==> flow/design.v <==
module spi_front (
    input clk,
    input spi_clk_in,
    input rst_n,
    output spi_clk_o,
    output spi_clk_t,
    output spi_mosi_o,
    output spi_mosi_t,
    input spi_miso_i,
    input [31:0] data_mosi,
    output [31:0] data_miso,
    input spi_begin,
    input spi_wide,
    output spi_busy
);
localparam SPI_STATE_IDLE = 0;
localparam SPI_STATE_ACTIVE = 1;
reg spi_state;
reg [4:0] spi_bit_ptr;
reg spi_clk_gate;
reg spi_busy_r;
reg [31:0]spi_tx_data;
reg [31:0]spi_rx_data;
reg [31:0]spi_rx_data_r;
assign spi_busy = spi_busy_r;
reg spi_clk_q;
wire spi_clk_fall = spi_clk_q & ~spi_clk_in;
wire spi_clk_rise = ~spi_clk_q & spi_clk_in;
always @(posedge clk or negedge rst_n) begin
    if(~rst_n) begin
        spi_clk_q <= 1'b0;
    end else begin
        spi_clk_q <= spi_clk_in;
    end
end
assign spi_clk_o = spi_clk_in & spi_clk_gate;
always @(posedge clk or negedge rst_n) begin
    if(~rst_n) begin
        spi_state <= SPI_STATE_IDLE;
        spi_bit_ptr <= 3'b0;
        spi_clk_gate <= 1'b0;
        spi_busy_r <= 1'b0;
        spi_tx_data <= 8'b0;
        spi_rx_data_r <= 32'b0;
    end else if(spi_clk_fall) begin
        case (spi_state)
            SPI_STATE_IDLE:begin
                if(spi_begin)begin
                    spi_state <= SPI_STATE_ACTIVE;
                    spi_bit_ptr <= {{2{spi_wide}},3'h7};
                    spi_clk_gate <= 1'b1;
                    spi_busy_r <= 1'b1;
                    spi_tx_data <= data_mosi;
                end
            end
            SPI_STATE_ACTIVE:begin
                if(~|spi_bit_ptr)begin
                    spi_state <= SPI_STATE_IDLE;
                    spi_bit_ptr <= 3'h0;
                    spi_clk_gate <= 1'b0;
                    spi_busy_r <= 1'b0;
                    spi_rx_data_r <= spi_rx_data;
                end else begin
                    spi_bit_ptr <= spi_bit_ptr - 3'b1;
                end
            end
            default: begin
                spi_state <= SPI_STATE_IDLE;
                spi_bit_ptr <= 3'b0;
                spi_clk_gate <= 1'b0;
                spi_busy_r <= 1'b0; 
            end
        endcase
    end
end
reg spi_mosi_r;
assign spi_mosi_o = spi_mosi_r;
always @(*) begin
    case (spi_bit_ptr)
        5'd1: spi_mosi_r = spi_tx_data[1];
        5'd2: spi_mosi_r = spi_tx_data[2];
        5'd3: spi_mosi_r = spi_tx_data[3];
        5'd4: spi_mosi_r = spi_tx_data[4];
        5'd5: spi_mosi_r = spi_tx_data[5];
        5'd6: spi_mosi_r = spi_tx_data[6];
        5'd7: spi_mosi_r = spi_tx_data[7];
        5'd8: spi_mosi_r = spi_tx_data[8];
        5'd9: spi_mosi_r = spi_tx_data[9];
        5'd10: spi_mosi_r = spi_tx_data[10];
        5'd11: spi_mosi_r = spi_tx_data[11];
        5'd12: spi_mosi_r = spi_tx_data[12];
        5'd13: spi_mosi_r = spi_tx_data[13];
        5'd14: spi_mosi_r = spi_tx_data[14];
        5'd15: spi_mosi_r = spi_tx_data[15];
        5'd16: spi_mosi_r = spi_tx_data[16];
        5'd17: spi_mosi_r = spi_tx_data[17];
        5'd18: spi_mosi_r = spi_tx_data[18];
        5'd19: spi_mosi_r = spi_tx_data[19];
        5'd20: spi_mosi_r = spi_tx_data[20];
        5'd21: spi_mosi_r = spi_tx_data[21];
        5'd22: spi_mosi_r = spi_tx_data[22];
        5'd23: spi_mosi_r = spi_tx_data[23];
        5'd24: spi_mosi_r = spi_tx_data[24];
        5'd25: spi_mosi_r = spi_tx_data[25];
        5'd26: spi_mosi_r = spi_tx_data[26];
        5'd27: spi_mosi_r = spi_tx_data[27];
        5'd28: spi_mosi_r = spi_tx_data[28];
        5'd29: spi_mosi_r = spi_tx_data[29];
        5'd30: spi_mosi_r = spi_tx_data[30];
        5'd31: spi_mosi_r = spi_tx_data[31];
        default: spi_mosi_r = spi_tx_data[0];
    endcase
end
assign data_miso = spi_rx_data_r;
always @(posedge clk or negedge rst_n) begin
    if(~rst_n) begin
        spi_rx_data <= 8'b0;
    end else if(spi_clk_rise && spi_busy_r) begin
        spi_rx_data <= {spi_rx_data[30:0],spi_miso_i};
    end else begin
        spi_rx_data <= spi_rx_data;
    end
end
endmodule
module spi_host #
	(
		parameter C_S_AXIS_TDATA_WIDTH = 32,
		parameter integer C_S_AXI_DATA_WIDTH	= 32,
		parameter integer C_S_AXI_ADDR_WIDTH	= 8,
		parameter integer SPI_CS_WIDTH	= 16
	) (
	input spi_clk_i,
	output spi_clk_o,
	output spi_clk_t,
	input spi_mosi_i,
	output spi_mosi_o,
	output spi_mosi_t,
	input spi_miso_i,
	output spi_miso_o,
	output spi_miso_t,
	input [SPI_CS_WIDTH - 1:0]spi_cs_i,
	output [SPI_CS_WIDTH - 1:0]spi_cs_o,
	output [SPI_CS_WIDTH - 1:0]spi_cs_t,
	input  s_axi_aclk,
	input  s_axi_aresetn,
	input [C_S_AXI_ADDR_WIDTH-1 : 0] s_axi_awaddr,
	input  s_axi_awvalid,
	output  s_axi_awready,
	input [C_S_AXI_DATA_WIDTH-1 : 0] s_axi_wdata,
	input  s_axi_wvalid,
	output  s_axi_wready,
	output [1 : 0] s_axi_bresp,
	output  s_axi_bvalid,
	input  s_axi_bready,
	input [C_S_AXI_ADDR_WIDTH-1 : 0] s_axi_araddr,
	input  s_axi_arvalid,
	output  s_axi_arready,
	output [C_S_AXI_DATA_WIDTH-1 : 0] s_axi_rdata,
	output [1 : 0] s_axi_rresp,
	output  s_axi_rvalid,
	input  s_axi_rready,
	output  s_axis_tready,
	input [C_S_AXIS_TDATA_WIDTH-1 : 0] s_axis_tdata,
	input  s_axis_tlast,
	input  s_axis_tvalid,
	input  m_axis_tready,
	output [C_S_AXIS_TDATA_WIDTH-1 : 0] m_axis_tdata,
	output  m_axis_tlast,
	output  m_axis_tvalid
);
localparam integer OP_STATUS_ADDR = 0;
localparam integer DATA_ACCESS_ADDR = 4;
localparam integer SPI_CS_W1C_ADDR = 8;
localparam integer SPI_CHIP_SEL_ADDR = 12;
localparam integer SPI_CS_W1S_ADDR = 16;
localparam integer SPI_CTL_ADDR = 20;
localparam integer SPI_CLK_SPCL_ADDR = 24;
localparam integer SPI_BURST_CNT_ADDR = 28;
wire rst_n;
assign rst_n = s_axi_aresetn;
reg [C_S_AXI_ADDR_WIDTH-1:0]awaddr_r;
wire aw_success;
assign aw_success = s_axi_awvalid & s_axi_awready;
reg [C_S_AXI_ADDR_WIDTH-1:0]araddr_r;
wire ar_success;
assign ar_success = s_axi_arvalid & s_axi_arready;
wire spi_state_is_idle;
assign spi_state_is_idle = (spi_control_state == AXI_SPI_STATE_IDLE);
always @(posedge s_axi_aclk or negedge rst_n ) begin
	if(~rst_n)begin
		awaddr_r <= 0;
	end else if(spi_state_is_idle && aw_success) begin
		awaddr_r <= s_axi_awaddr;
	end else begin
		awaddr_r <= awaddr_r;
	end
end
always @(posedge s_axi_aclk or negedge rst_n ) begin
	if(~rst_n)begin
		araddr_r <= 0;
	end else if(ar_success) begin
		araddr_r <= s_axi_araddr;
	end else begin
		araddr_r <= araddr_r;
	end
end
wire [C_S_AXI_ADDR_WIDTH-1:0]awaddr_active;
assign awaddr_active = aw_success ? s_axi_awaddr : awaddr_r;
wire [C_S_AXI_ADDR_WIDTH-1:0]araddr_active;
assign araddr_active = ar_success ? s_axi_araddr : araddr_r;
reg [1:0] axi_mm_if_state ;
reg ar_ready;
wire r_valid;
assign r_valid = ~ar_ready;
assign s_axi_arready = ar_ready;
assign s_axi_rvalid = r_valid & spi_state_is_idle;
always @(posedge s_axi_aclk or negedge rst_n) begin
	if(~rst_n)begin
		ar_ready <= 1'b1;
	end else if(s_axi_arready && s_axi_arvalid) begin
		ar_ready <= 1'b0;
	end else if(s_axi_rready && s_axi_rvalid) begin
		ar_ready <= 1'b1;
	end
end
assign s_axi_rresp = 2'b0;
assign s_axi_awready = spi_state_is_idle;
assign s_axi_wready = spi_state_is_idle;
assign w_ready = spi_state_is_idle;
assign s_axi_bresp = 2'b0;
reg b_valid;
assign s_axi_bvalid = b_valid;
assign s_axi_bvalid = b_valid;
always @(posedge s_axi_aclk or negedge rst_n) begin
	if(~rst_n)begin
		b_valid <= 1'b0;
	end else if(s_axi_wready && s_axi_wvalid && ~b_valid) begin
		b_valid <= 1'b1;
	end else if(s_axi_bready && b_valid) begin
		b_valid <= 1'b0;
	end
end
wire w_success;
assign w_success = s_axi_wvalid & s_axi_wready;
wire r_success;
assign r_success = s_axi_rvalid & s_axi_rready;
localparam AXI_SPI_STATE_IDLE = 5;
localparam AXI_SPI_STATE_MM_ARMED = 0;
localparam AXI_SPI_STATE_MM_ACTIVE = 1;
localparam AXI_SPI_STATE_S_ARMED = 2;
localparam AXI_SPI_STATE_S_ACTIVE = 3;
reg [2:0]spi_control_state ;
	wire spi_mode_stream;
reg [31:0]spi_tx_data;
reg [31:0]spi_strm_b_len;
	wire spi_strm_b_len_nz;
	assign spi_strm_b_len_nz = |spi_strm_b_len;
reg spi_front_begin;
	wire spi_front_wide;
	assign spi_front_wide = spi_control_state[1];
	wire spi_front_busy;
reg s_axis_tready_r;
reg s_axis_tlast_r;
reg m_axis_tvalid_r;
reg m_axis_tlast_r;
assign s_axis_tready = s_axis_tready_r;
assign m_axis_tvalid = m_axis_tvalid_r;
assign m_axis_tlast = m_axis_tlast_r;
always @(posedge s_axi_aclk or negedge rst_n) begin
	if(~rst_n)begin
		s_axis_tlast_r <= 1'b0;
	end else if (s_axis_tvalid && s_axis_tready) begin
		s_axis_tlast_r <= s_axis_tlast;
	end
end
always @(posedge s_axi_aclk or negedge rst_n) begin
	if(~rst_n)begin
		spi_control_state <= AXI_SPI_STATE_IDLE;
		spi_tx_data <= 32'h0;
		spi_strm_b_len <= 32'h0;
		spi_front_begin <= 1'b0;
		s_axis_tready_r <= 1'b0;
		m_axis_tvalid_r <= 1'b0;
		m_axis_tlast_r <= 1'b0;
	end else begin
		case (spi_control_state)
			AXI_SPI_STATE_IDLE : begin
				if (w_success && awaddr_active == DATA_ACCESS_ADDR) begin
					spi_control_state <= AXI_SPI_STATE_MM_ARMED;
					spi_tx_data <= s_axi_wdata;
					spi_front_begin <= 1'b1;
				end else if (w_success && awaddr_active == SPI_BURST_CNT_ADDR) begin
					spi_control_state <= AXI_SPI_STATE_S_ARMED;
					spi_strm_b_len <= s_axi_wdata;
					spi_front_begin <= spi_strm_s2mm;
					s_axis_tready_r <= 1'b1;
					m_axis_tvalid_r <= 1'b0;
					m_axis_tlast_r <= 1'b0;
				end else begin
					if(s_axis_tvalid & s_axis_tready) begin
						s_axis_tready_r <= 1'b0;
					end
					if(m_axis_tvalid & m_axis_tready)begin
						m_axis_tvalid_r <= 1'b0; 
						m_axis_tlast_r <= 1'b0;
					end
				end
			end
			AXI_SPI_STATE_MM_ARMED : begin
				if (spi_front_busy) begin
					spi_control_state <= AXI_SPI_STATE_MM_ACTIVE;
					spi_front_begin <= 1'b0;
				end
			end
			AXI_SPI_STATE_MM_ACTIVE : begin
				if (~spi_front_busy) begin
					spi_control_state <= AXI_SPI_STATE_IDLE;
				end
			end
			AXI_SPI_STATE_S_ARMED : begin
				if (spi_front_busy) begin
					spi_control_state <= AXI_SPI_STATE_S_ACTIVE;
					spi_strm_b_len <= spi_strm_b_len - 32'b1;
					spi_front_begin <= 1'b0;
				end else if(s_axis_tvalid & s_axis_tready) begin
					spi_front_begin <= 1'b1;
					spi_tx_data <= stream_word_odrered;
					s_axis_tready_r <= 1'b0;
					m_axis_tvalid_r <= 1'b0;
				end else if(m_axis_tvalid & m_axis_tready)begin
					spi_front_begin <= 1'b1;
					s_axis_tready_r <= 1'b0;
					m_axis_tvalid_r <= 1'b0;
				end
			end
			AXI_SPI_STATE_S_ACTIVE : begin
				if (~spi_front_busy && spi_strm_b_len_nz) begin
					if(s_axis_tlast_r && ~spi_strm_s2mm) begin
						spi_control_state <= AXI_SPI_STATE_IDLE;
						spi_strm_b_len <= 32'h0;
						s_axis_tready_r <= 1'b1;
						m_axis_tvalid_r <= spi_strm_s2mm;
						m_axis_tlast_r <= spi_strm_s2mm;
					end else begin
						spi_control_state <= AXI_SPI_STATE_S_ARMED;
						s_axis_tready_r <= 1'b1;
						m_axis_tvalid_r <= spi_strm_s2mm;
					end
				end else if (~spi_front_busy && ~spi_strm_b_len_nz) begin
					spi_control_state <= AXI_SPI_STATE_IDLE;
					spi_strm_b_len <= 32'h0;
					s_axis_tready_r <= 1'b1;
					m_axis_tvalid_r <= spi_strm_s2mm;
					m_axis_tlast_r <= spi_strm_s2mm;
				end
			end 
			default: begin
				spi_control_state <= AXI_SPI_STATE_IDLE;
				spi_tx_data <= 32'h0;
				spi_strm_b_len <= 32'h0;
				spi_front_begin <= 1'b0;
				s_axis_tready_r <= 1'b0;
				m_axis_tvalid_r <= 1'b0;
				m_axis_tlast_r <= 1'b0;
			end
		endcase
	end
end
reg [15:0]spi_ctl_reg;
	always @(posedge s_axi_aclk or negedge rst_n) begin
		if(~rst_n)begin
			spi_ctl_reg <= 0;
		end else if(w_success && awaddr_active == SPI_CTL_ADDR && spi_state_is_idle)begin
			spi_ctl_reg <= s_axi_wdata[15:0];
		end else begin
			spi_ctl_reg <= spi_ctl_reg;
		end
	end
wire spi_strm_s2mm;
assign spi_strm_s2mm = spi_ctl_reg[15];
wire [4:0]stream_byte_order;
assign stream_byte_order = spi_ctl_reg[4:0];
localparam STREAM_BYTE_ORDER_0123 = 5'd0;
localparam STREAM_BYTE_ORDER_0132 = 5'd1;
localparam STREAM_BYTE_ORDER_0213 = 5'd2;
localparam STREAM_BYTE_ORDER_0231 = 5'd3;
localparam STREAM_BYTE_ORDER_0312 = 5'd4;
localparam STREAM_BYTE_ORDER_0321 = 5'd5;
localparam STREAM_BYTE_ORDER_1023 = 5'd6;
localparam STREAM_BYTE_ORDER_1032 = 5'd7;
localparam STREAM_BYTE_ORDER_1203 = 5'd8;
localparam STREAM_BYTE_ORDER_1230 = 5'd9;
localparam STREAM_BYTE_ORDER_1302 = 5'd10;
localparam STREAM_BYTE_ORDER_1320 = 5'd11;
localparam STREAM_BYTE_ORDER_2013 = 5'd12;
localparam STREAM_BYTE_ORDER_2031 = 5'd13;
localparam STREAM_BYTE_ORDER_2103 = 5'd14;
localparam STREAM_BYTE_ORDER_2130 = 5'd15;
localparam STREAM_BYTE_ORDER_2301 = 5'd16;
localparam STREAM_BYTE_ORDER_2310 = 5'd17;
localparam STREAM_BYTE_ORDER_3012 = 5'd18;
localparam STREAM_BYTE_ORDER_3021 = 5'd19;
localparam STREAM_BYTE_ORDER_3102 = 5'd20;
localparam STREAM_BYTE_ORDER_3120 = 5'd21;
localparam STREAM_BYTE_ORDER_3201 = 5'd22;
localparam STREAM_BYTE_ORDER_3210 = 5'd23;
reg [31:0] stream_word_odrered;
always @ (*)begin
	case (stream_byte_order)
		STREAM_BYTE_ORDER_0123 : stream_word_odrered = {s_axis_tdata[7:0], s_axis_tdata[15:8], s_axis_tdata[23:16], s_axis_tdata[31:24]};
		STREAM_BYTE_ORDER_0132 : stream_word_odrered = {s_axis_tdata[7:0], s_axis_tdata[15:8], s_axis_tdata[31:24], s_axis_tdata[23:16]};
		STREAM_BYTE_ORDER_0213 : stream_word_odrered = {s_axis_tdata[7:0], s_axis_tdata[23:16], s_axis_tdata[15:8], s_axis_tdata[31:24]};
		STREAM_BYTE_ORDER_0231 : stream_word_odrered = {s_axis_tdata[7:0], s_axis_tdata[23:16], s_axis_tdata[31:24], s_axis_tdata[15:8]};
		STREAM_BYTE_ORDER_0312 : stream_word_odrered = {s_axis_tdata[7:0], s_axis_tdata[31:24], s_axis_tdata[15:8], s_axis_tdata[23:16]};
		STREAM_BYTE_ORDER_0321 : stream_word_odrered = {s_axis_tdata[7:0], s_axis_tdata[31:24], s_axis_tdata[23:16], s_axis_tdata[15:8]};
		STREAM_BYTE_ORDER_1023 : stream_word_odrered = {s_axis_tdata[15:8], s_axis_tdata[7:0], s_axis_tdata[23:16], s_axis_tdata[31:24]};
		STREAM_BYTE_ORDER_1032 : stream_word_odrered = {s_axis_tdata[15:8], s_axis_tdata[7:0], s_axis_tdata[31:24], s_axis_tdata[23:16]};
		STREAM_BYTE_ORDER_1203 : stream_word_odrered = {s_axis_tdata[15:8], s_axis_tdata[23:16], s_axis_tdata[7:0], s_axis_tdata[31:24]};
		STREAM_BYTE_ORDER_1230 : stream_word_odrered = {s_axis_tdata[15:8], s_axis_tdata[23:16], s_axis_tdata[31:24], s_axis_tdata[7:0]};
		STREAM_BYTE_ORDER_1302 : stream_word_odrered = {s_axis_tdata[15:8], s_axis_tdata[31:24], s_axis_tdata[7:0], s_axis_tdata[23:16]};
		STREAM_BYTE_ORDER_1320 : stream_word_odrered = {s_axis_tdata[15:8], s_axis_tdata[31:24], s_axis_tdata[23:16], s_axis_tdata[7:0]};
		STREAM_BYTE_ORDER_2013 : stream_word_odrered = {s_axis_tdata[23:16], s_axis_tdata[7:0], s_axis_tdata[15:8], s_axis_tdata[31:24]};
		STREAM_BYTE_ORDER_2031 : stream_word_odrered = {s_axis_tdata[23:16], s_axis_tdata[7:0], s_axis_tdata[31:24], s_axis_tdata[15:8]};
		STREAM_BYTE_ORDER_2103 : stream_word_odrered = {s_axis_tdata[23:16], s_axis_tdata[15:8], s_axis_tdata[7:0], s_axis_tdata[31:24]};
		STREAM_BYTE_ORDER_2130 : stream_word_odrered = {s_axis_tdata[23:16], s_axis_tdata[15:8], s_axis_tdata[31:24], s_axis_tdata[7:0]};
		STREAM_BYTE_ORDER_2301 : stream_word_odrered = {s_axis_tdata[23:16], s_axis_tdata[31:24], s_axis_tdata[7:0], s_axis_tdata[15:8]};
		STREAM_BYTE_ORDER_2310 : stream_word_odrered = {s_axis_tdata[23:16], s_axis_tdata[31:24], s_axis_tdata[15:8], s_axis_tdata[7:0]};
		STREAM_BYTE_ORDER_3012 : stream_word_odrered = {s_axis_tdata[31:24], s_axis_tdata[7:0], s_axis_tdata[15:8], s_axis_tdata[23:16]};
		STREAM_BYTE_ORDER_3021 : stream_word_odrered = {s_axis_tdata[31:24], s_axis_tdata[7:0], s_axis_tdata[23:16], s_axis_tdata[15:8]};
		STREAM_BYTE_ORDER_3102 : stream_word_odrered = {s_axis_tdata[31:24], s_axis_tdata[15:8], s_axis_tdata[7:0], s_axis_tdata[23:16]};
		STREAM_BYTE_ORDER_3120 : stream_word_odrered = {s_axis_tdata[31:24], s_axis_tdata[15:8], s_axis_tdata[23:16], s_axis_tdata[7:0]};
		STREAM_BYTE_ORDER_3201 : stream_word_odrered = {s_axis_tdata[31:24], s_axis_tdata[23:16], s_axis_tdata[7:0], s_axis_tdata[15:8]};
		STREAM_BYTE_ORDER_3210 : stream_word_odrered = {s_axis_tdata[31:24], s_axis_tdata[23:16], s_axis_tdata[15:8], s_axis_tdata[7:0]};
		default: stream_word_odrered = {s_axis_tdata[7:0], s_axis_tdata[15:8], s_axis_tdata[23:16], s_axis_tdata[31:24]};
	endcase
end
	reg [15:0]spi_clk_pscl;
	reg [3:0]spi_clk_pscl_sel;
	reg spi_clk_gen;
	always @(posedge s_axi_aclk or negedge rst_n) begin
		if(~rst_n)begin
			spi_clk_pscl_sel <= 1;
		end else if(w_success && awaddr_active == SPI_CLK_SPCL_ADDR && spi_state_is_idle)begin
			spi_clk_pscl_sel <= s_axi_wdata[3:0];
		end else begin
			spi_clk_pscl_sel <= spi_clk_pscl_sel;
		end
	end
	always @(*)begin
		case(spi_clk_pscl_sel)
		4'h0: spi_clk_gen = 1'b0;
		4'h1: spi_clk_gen = spi_clk_pscl[0];
		4'h2: spi_clk_gen = spi_clk_pscl[1];
		4'h3: spi_clk_gen = spi_clk_pscl[2];
		4'h4: spi_clk_gen = spi_clk_pscl[3];
		4'h5: spi_clk_gen = spi_clk_pscl[4];
		4'h6: spi_clk_gen = spi_clk_pscl[5];
		4'h7: spi_clk_gen = spi_clk_pscl[6];
		4'h8: spi_clk_gen = spi_clk_pscl[7];
		4'h9: spi_clk_gen = spi_clk_pscl[8];
		4'hA: spi_clk_gen = spi_clk_pscl[9];
		4'hB: spi_clk_gen = spi_clk_pscl[10];
		4'hC: spi_clk_gen = spi_clk_pscl[11];
		4'hD: spi_clk_gen = spi_clk_pscl[12];
		4'hE: spi_clk_gen = spi_clk_pscl[13];
		4'hF: spi_clk_gen = spi_clk_pscl[14];
		default: spi_clk_gen = spi_clk_pscl[15];
		endcase
	end
	always @(posedge s_axi_aclk or negedge rst_n) begin
		if(~rst_n)begin
			spi_clk_pscl <= 16'b0;
		end else begin
			spi_clk_pscl <= spi_clk_pscl + 1;
		end
	end
	reg [SPI_CS_WIDTH-1:0]chip_sel_r;
	always @(posedge s_axi_aclk or negedge rst_n) begin
		if(~rst_n)begin
			chip_sel_r <= 16'hFFFF;
		end else if(w_success && awaddr_active == SPI_CHIP_SEL_ADDR && spi_state_is_idle)begin
			chip_sel_r <= s_axi_wdata[SPI_CS_WIDTH-1:0];
		end else if(w_success && awaddr_active == SPI_CS_W1C_ADDR && spi_state_is_idle)begin
			chip_sel_r <= chip_sel_r & ~s_axi_wdata[SPI_CS_WIDTH-1:0];
		end else if(w_success && awaddr_active == SPI_CS_W1S_ADDR && spi_state_is_idle)begin
			chip_sel_r <= chip_sel_r | s_axi_wdata[SPI_CS_WIDTH-1:0];
		end else begin
			chip_sel_r <= chip_sel_r;
		end
	end
	assign spi_cs_o = chip_sel_r;
wire [31:0]spi_front_tx_data;
assign spi_front_tx_data = spi_tx_data | {32{spi_strm_s2mm}};
wire [31:0]spi_front_rx_data;
assign m_axis_tdata = {spi_front_rx_data[7:0],spi_front_rx_data[15:8],spi_front_rx_data[23:16],spi_front_rx_data[31:24]};
spi_front front(
    .clk(s_axi_aclk),
    .spi_clk_in(spi_clk_gen),
    .rst_n(rst_n),
    .spi_clk_o(spi_clk_o),
    .spi_mosi_o(spi_mosi_o),
    .spi_miso_i(spi_miso_i),
    .data_mosi(spi_front_tx_data),
    .data_miso(spi_front_rx_data),
    .spi_begin(spi_front_begin),
    .spi_wide(spi_front_wide),
    .spi_busy(spi_front_busy)
);
assign spi_clk_t = 1'b0; 
assign spi_mosi_t = 1'b0; 
assign spi_miso_t = 1'b1; 
assign spi_miso_o = 1'b1; 
assign spi_cs_t = 16'b0; 
reg [C_S_AXI_DATA_WIDTH-1:0]s_axi_rdata_r;
assign s_axi_rdata = s_axi_rdata_r;
	always @(*) begin
		case (araddr_active)
			DATA_ACCESS_ADDR : s_axi_rdata_r = spi_front_rx_data ; 	 
			SPI_CHIP_SEL_ADDR : s_axi_rdata_r = {16'h0,chip_sel_r} ;		 
			OP_STATUS_ADDR : s_axi_rdata_r = {31'h000,spi_front_busy} ;	 
			SPI_CLK_SPCL_ADDR : s_axi_rdata_r = {20'h000,spi_clk_pscl_sel};  
			SPI_CTL_ADDR : s_axi_rdata_r = {16'h000,spi_ctl_reg};  
			default: s_axi_rdata_r = 32'h67676767;
		endcase
	end
endmodule
From RTL to reports: spi_host. The steps from the RTL of spi_host to its reports follow in flow order. Line numbers count from 1 in the design file above. The mark n/a stands for no value.

Top module: spi_host. Clock input: s_axi_aclk. Library: sky130hd. Timing corner: tt_025C_1v80.

Elaborated design. Yosys after proc, flatten, opt, wreduce and memory -nomap, before mapping. Memory bits, and registers merged into a memory's read port (data or address), are not among the register bits. Print and check cells are not counted. Equal cells are merged and count once.

The figure for output and inout bits is 114. The figure for register bits after elaboration is 246. Under input port bits stands 109. Elaborated cells: 270.

Reductions and logical operators: 46. For equality and inequality tests the number is 101. Bitwise logic cells: 26. Under $add $sub $neg stands 3. For multiplexer cells the number is 71.

Operators by type and width (count): 32-bit case mux with 23-bit select (1); 32-bit 2-to-1 mux (9); 32-bit case mux with 5-bit select (1); 32-bit case mux with 4-bit select (1); 5-bit == test (second input constant) (24); 32-bit case mux with 3-bit select (1); 5-bit by 4-bit == test with 1-bit output (second input constant) (16); 8-bit by 5-bit == test with 1-bit output (second input constant) (6); 16-bit 2-to-1 mux (3); 5-bit by 3-bit == test with 1-bit output (second input constant) (8); 1-bit 2-to-1 mux (33); 32-bit by 1-bit subtractor with 32-bit output (second input constant) (1); 32-bit OR (1); 32-bit OR reduction (1); 4-bit == test (second input constant) (8); 1-bit case mux with 31-bit select (1); 8-bit by 4-bit == test with 1-bit output (second input constant) (3); 3-bit 2-to-1 mux (8); 1-bit logical AND (23); 5-bit by 2-bit == test with 1-bit output (second input constant) (4); 3-bit inequality test (second input constant) (6); 16-bit by 1-bit adder with 16-bit output (second input constant) (1); 16-bit AND (1); 16-bit OR (1); 16-bit inverter (1); 2-bit inequality test (second input constant) (8); 4-bit by 3-bit == test with 1-bit output (second input constant) (4); 8-bit by 3-bit == test with 1-bit output (second input constant) (2).

Other operator kinds: 32; their cells: 70.

Longest topological paths. Longest topological path by Yosys (ltp), each cell counted once; first at word level (registers and memories cut), then after technology mapping (sequential cells cut; the memories' decode and read muxes count).

For word-level depth the number is 9. The entry for ABC_AREA reads 0. The figure for gate-level depth with buffers is 11. Under mapped depth without buffers stands 8.

After synthesis. Source: synth_stat.txt of the flow (Yosys; design flattened, memories mapped). It holds for the ABC_AREA given above (unset counts as 0); a run with the other value may have another netlist. The area totals of this step are shown rounded.

Under buffers stands 128. Chip area (Yosys): 13700 µm². Under flip-flops stands 245. Under cells in the netlist stands 1459. The entry for sequential area reads 6160 µm².

Cell types: sky130_fd_sc_hd__dfrtp_1 (count 225, area in all 5630.4 µm²); sky130_fd_sc_hd__mux2_2 (count 99, area in all 1.11E+03 µm²); sky130_fd_sc_hd__a21oi_1 (count 134, area in all 670.643 µm²); sky130_fd_sc_hd__nor2_1 (count 166, area in all 623.098 µm²); sky130_fd_sc_hd__nand2_1 (count 144, area in all 540.518 µm²); sky130_fd_sc_hd__dfstp_2 (count 20, area in all 525.504 µm²); sky130_fd_sc_hd__a22o_1 (count 47, area in all 411.645 µm²); sky130_fd_sc_hd__o21ai_0 (count 63, area in all 315.302 µm²); sky130_fd_sc_hd__a222oi_1 (count 26, area in all 260.25 µm²); sky130_fd_sc_hd__a22oi_1 (count 31, area in all 232.723 µm²); sky130_fd_sc_hd__clkbuf_1 (count 61, area in all 228.97 µm²); sky130_fd_sc_hd__buf_4 (count 30, area in all 225.216 µm²); sky130_fd_sc_hd__o21ai_1 (count 40, area in all 200.192 µm²); sky130_fd_sc_hd__nand3_1 (count 33, area in all 165.158 µm²); sky130_fd_sc_hd__a31oi_1 (count 24, area in all 150.144 µm²); sky130_fd_sc_hd__mux2i_1 (count 15, area in all 150.144 µm²); sky130_fd_sc_hd__a221o_1 (count 12, area in all 120.115 µm²); sky130_fd_sc_hd__nor3_1 (count 24, area in all 120.115 µm²).

Other cell types: 56; their cells: 265. The figures by module come from a second, unflattened synthesis with its own total; it is not the netlist above.

Cells (unflattened synthesis): 1457. For area total of the unflattened synthesis the number is 14000 µm².

Each row is one instance without its submodules.

Modules: spi_host (sequential area 3550 µm², times used 1, cells 1114, area 9420 µm²); spi_front (sequential area 2600 µm², times used 1, cells 343, area 4580 µm²).

Timing after synthesis. Path of least setup slack by OpenSTA after synthesis, without wires, with an ideal clock, recovery checks aside; 20% of the period is set as input and as output delay. Where synthesis merged equal registers, the netlist keeps one of their names.

Kind: input-to-output. Start point: input s_axi_arvalid. End point: output s_axi_rdata[16]. Under data required time stands 8000 ps. For external input delay the number is 2000 ps. The entry for arrival reads 3887 ps. Time at the first pin: 2000 ps. Under setup slack stands 4113 ps. Under external output delay stands 2000 ps. Stages: 8. Path buffers: 1. The figure for delay of the path is 1887 ps. The figure for clock period is 10000 ps. The figure for synthesis period reached is 5887 ps.

"delay of the path" = arrival - input delay + setup time. At an output port there is no setup time. "stages": output pins that drive a net of the path, with the launching flip-flop's if there is one; two outputs of one cell count as two. "synthesis period reached" is the clock period less the worst setup slack; recovery checks do not enter. This is arithmetic on one report: input and output delays are still those of the set period (20% each). The rows between start and end are the longest chain of elaborated cells between them; the timing report does not say that the signal goes this way. Where chains are equally long, one stands for them. Each line given opens the expression or statement behind the cell; cells for indexed reads and writes are added by Yosys, which also makes memories of some case tables.

Cells stage by stage: sky130_fd_sc_hd__nand2_1 sky130_fd_sc_hd__mux2i_1 sky130_fd_sc_hd__inv_1 sky130_fd_sc_hd__nor2_1 sky130_fd_sc_hd__nor3_1 sky130_fd_sc_hd__a211oi_1 sky130_fd_sc_hd__buf_2 sky130_fd_sc_hd__nand2_1. For length of the longest elaborated chain the number is 4. The figure for elaborated cells on any way between the ends is 8. Classes of those cells: 4 x eq/ne; 2 x mux; 1 x logic; 1 x reduce/logical.

RTL lines, path post-synthesis: from (decl) (RTL line 156) `input s_axi_arvalid,`; 1-bit AND (RTL line 186) `assign ar_success = s_axi_arvalid & s_axi_arready;`; 8-bit 2-to-1 mux (RTL line 210) `assign araddr_active = ar_success ? s_axi_araddr : araddr_r;`; 8-bit by 5-bit == test with 1-bit output (RTL line 517) `case (araddr_active)`; 32-bit case mux with 5-bit select (RTL line 517); to (decl) (RTL line 158) `output [C_S_AXI_DATA_WIDTH-1 : 0] s_axi_rdata,`.

Timing after layout. From the final timing report of record 1: the path of least setup slack in the routed layout; clock arrival at registers is part of the times. The report prints the path's times to 10 ps; the period is as set.

Kind: input-to-output. Start point: input s_axi_arvalid. End point: output s_axi_rdata[7]. The entry for arrival reads 6100 ps. The figure for clock period is 13300 ps. Under external output delay stands 2660 ps. Path buffers: 3. Under setup slack stands 4540 ps. For external input delay the number is 2660 ps. Time at the first pin: 2660 ps. Stages: 9. Under data required time stands 10640 ps.

The rows between start and end are the longest chain of elaborated cells between them; the timing report does not say that the signal goes this way. Where chains are equally long, one stands for them.

Cells stage by stage: sky130_fd_sc_hd__clkdlybuf4s50_1 sky130_fd_sc_hd__nand2_1 sky130_fd_sc_hd__mux2i_1 sky130_fd_sc_hd__buf_4 sky130_fd_sc_hd__inv_1 sky130_fd_sc_hd__nor2_1 sky130_fd_sc_hd__a21oi_1 sky130_fd_sc_hd__nor2_1 sky130_fd_sc_hd__clkdlybuf4s50_1. For length of the longest elaborated chain the number is 4. The figure for elaborated cells on any way between the ends is 8. Classes of those cells: 4 x eq/ne; 2 x mux; 1 x logic; 1 x reduce/logical.

RTL lines, path after layout: from (decl) (RTL line 156) `input s_axi_arvalid,`; 1-bit AND (RTL line 186) `assign ar_success = s_axi_arvalid & s_axi_arready;`; 8-bit 2-to-1 mux (RTL line 210) `assign araddr_active = ar_success ? s_axi_araddr : araddr_r;`; 8-bit by 5-bit == test with 1-bit output (RTL line 517) `case (araddr_active)`; 32-bit case mux with 5-bit select (RTL line 517); to (decl) (RTL line 158) `output [C_S_AXI_DATA_WIDTH-1 : 0] s_axi_rdata,`.

Below are 2 stored runs of the flow (Yosys, OpenROAD; platform sky130hd) on spi_host, each with its settings and what was measured, unordered. Constraints: input delay and output delay 20% of the set period each, output load 0.01 pF. "worst path time" = time allowed to the worst setup path (clock period - input delay - output delay, where it has them) - its slack; a late launch clock adds to it, a late capture clock takes from it. "worst path time" is given in steps of 10 ps. The results are shown rounded.

Files of record 1:
==> flow/run.sh <==
#!/bin/bash
# the make line also repeats the synthesis and layout settings of config.mk as NAME=value (left out here)
make -C /OpenROAD-flow-scripts/flow DESIGN_CONFIG=/design/flow/config.mk WORK_HOME=/design/flow/orfs CLKGATE_MAP_FILE= finish
==> flow/config.mk <==
export PLATFORM = sky130hd
export DESIGN_NAME = spi_host
export DESIGN_NICKNAME = spi_host
export VERILOG_FILES = /design/flow/design.v
export SDC_FILE = /design/flow/constraint.sdc
export NUM_CORES = 4
export LEC_CHECK = 0
export CAP_MARGIN = 35
export CELL_PAD_IN_SITES_DETAIL_PLACEMENT = 0
export CELL_PAD_IN_SITES_GLOBAL_PLACEMENT = 3
export CORE_ASPECT_RATIO = 0.67
export CORE_MARGIN = 2
export CORE_UTILIZATION = 40
export PLACE_DENSITY = 0.6
export SETUP_SLACK_MARGIN = 1.69
export SLEW_MARGIN = 0
export TNS_END_PERCENT = 85
==> flow/constraint.sdc <==
create_clock -name core_clock -period 13.3 [get_ports {s_axi_aclk}]
set_input_delay 2.6600 -clock core_clock [delete_from_list [all_inputs] [get_ports {s_axi_aclk}]]
set_output_delay 2.6600 -clock core_clock [all_outputs]
set_load 0.01 [all_outputs]

Results of record 1. For the worst path time the run shows 3440 ps. Critical path type: input-to-output. The worst setup slack after layout stands at 4540 ps. For the standard-cell area after routing the run shows 16600 µm². The synthesized cell area is 13700 µm². The area of the die reads 35700 µm².

Files of record 2:
==> flow/run.sh <==
#!/bin/bash
# the make line also repeats the synthesis and layout settings of config.mk as NAME=value (left out here)
make -C /OpenROAD-flow-scripts/flow DESIGN_CONFIG=/design/flow/config.mk WORK_HOME=/design/flow/orfs CLKGATE_MAP_FILE= finish
==> flow/config.mk <==
export PLATFORM = sky130hd
export DESIGN_NAME = spi_host
export DESIGN_NICKNAME = spi_host
export VERILOG_FILES = /design/flow/design.v
export SDC_FILE = /design/flow/constraint.sdc
export NUM_CORES = 4
export LEC_CHECK = 0
export CAP_MARGIN = 20
export CELL_PAD_IN_SITES_GLOBAL_PLACEMENT = 2
export CORE_MARGIN = 2
export CORE_UTILIZATION = 42
export CTS_CLUSTER_SIZE = 27
export GPL_ROUTABILITY_DRIVEN = 1
export HOLD_SLACK_MARGIN = 0.14
export MAX_ROUTING_LAYER = met4
export PLACE_DENSITY_LB_ADDON = 0.09
export SETUP_SLACK_MARGIN = 1.19
export SLEW_MARGIN = 25
export TNS_END_PERCENT = 45
==> flow/constraint.sdc <==
create_clock -name core_clock -period 11.4 [get_ports {s_axi_aclk}]
set_input_delay 2.2800 -clock core_clock [delete_from_list [all_inputs] [get_ports {s_axi_aclk}]]
set_output_delay 2.2800 -clock core_clock [all_outputs]
set_load 0.01 [all_outputs]

Results of record 2. For the worst path time the run shows 3290 ps. Critical path type: input-to-output. The worst setup slack after layout stands at 3550 ps. For the standard-cell area after routing the run shows 16600 µm². The synthesized cell area is 13700 µm². The area of the die reads 34000 µm².
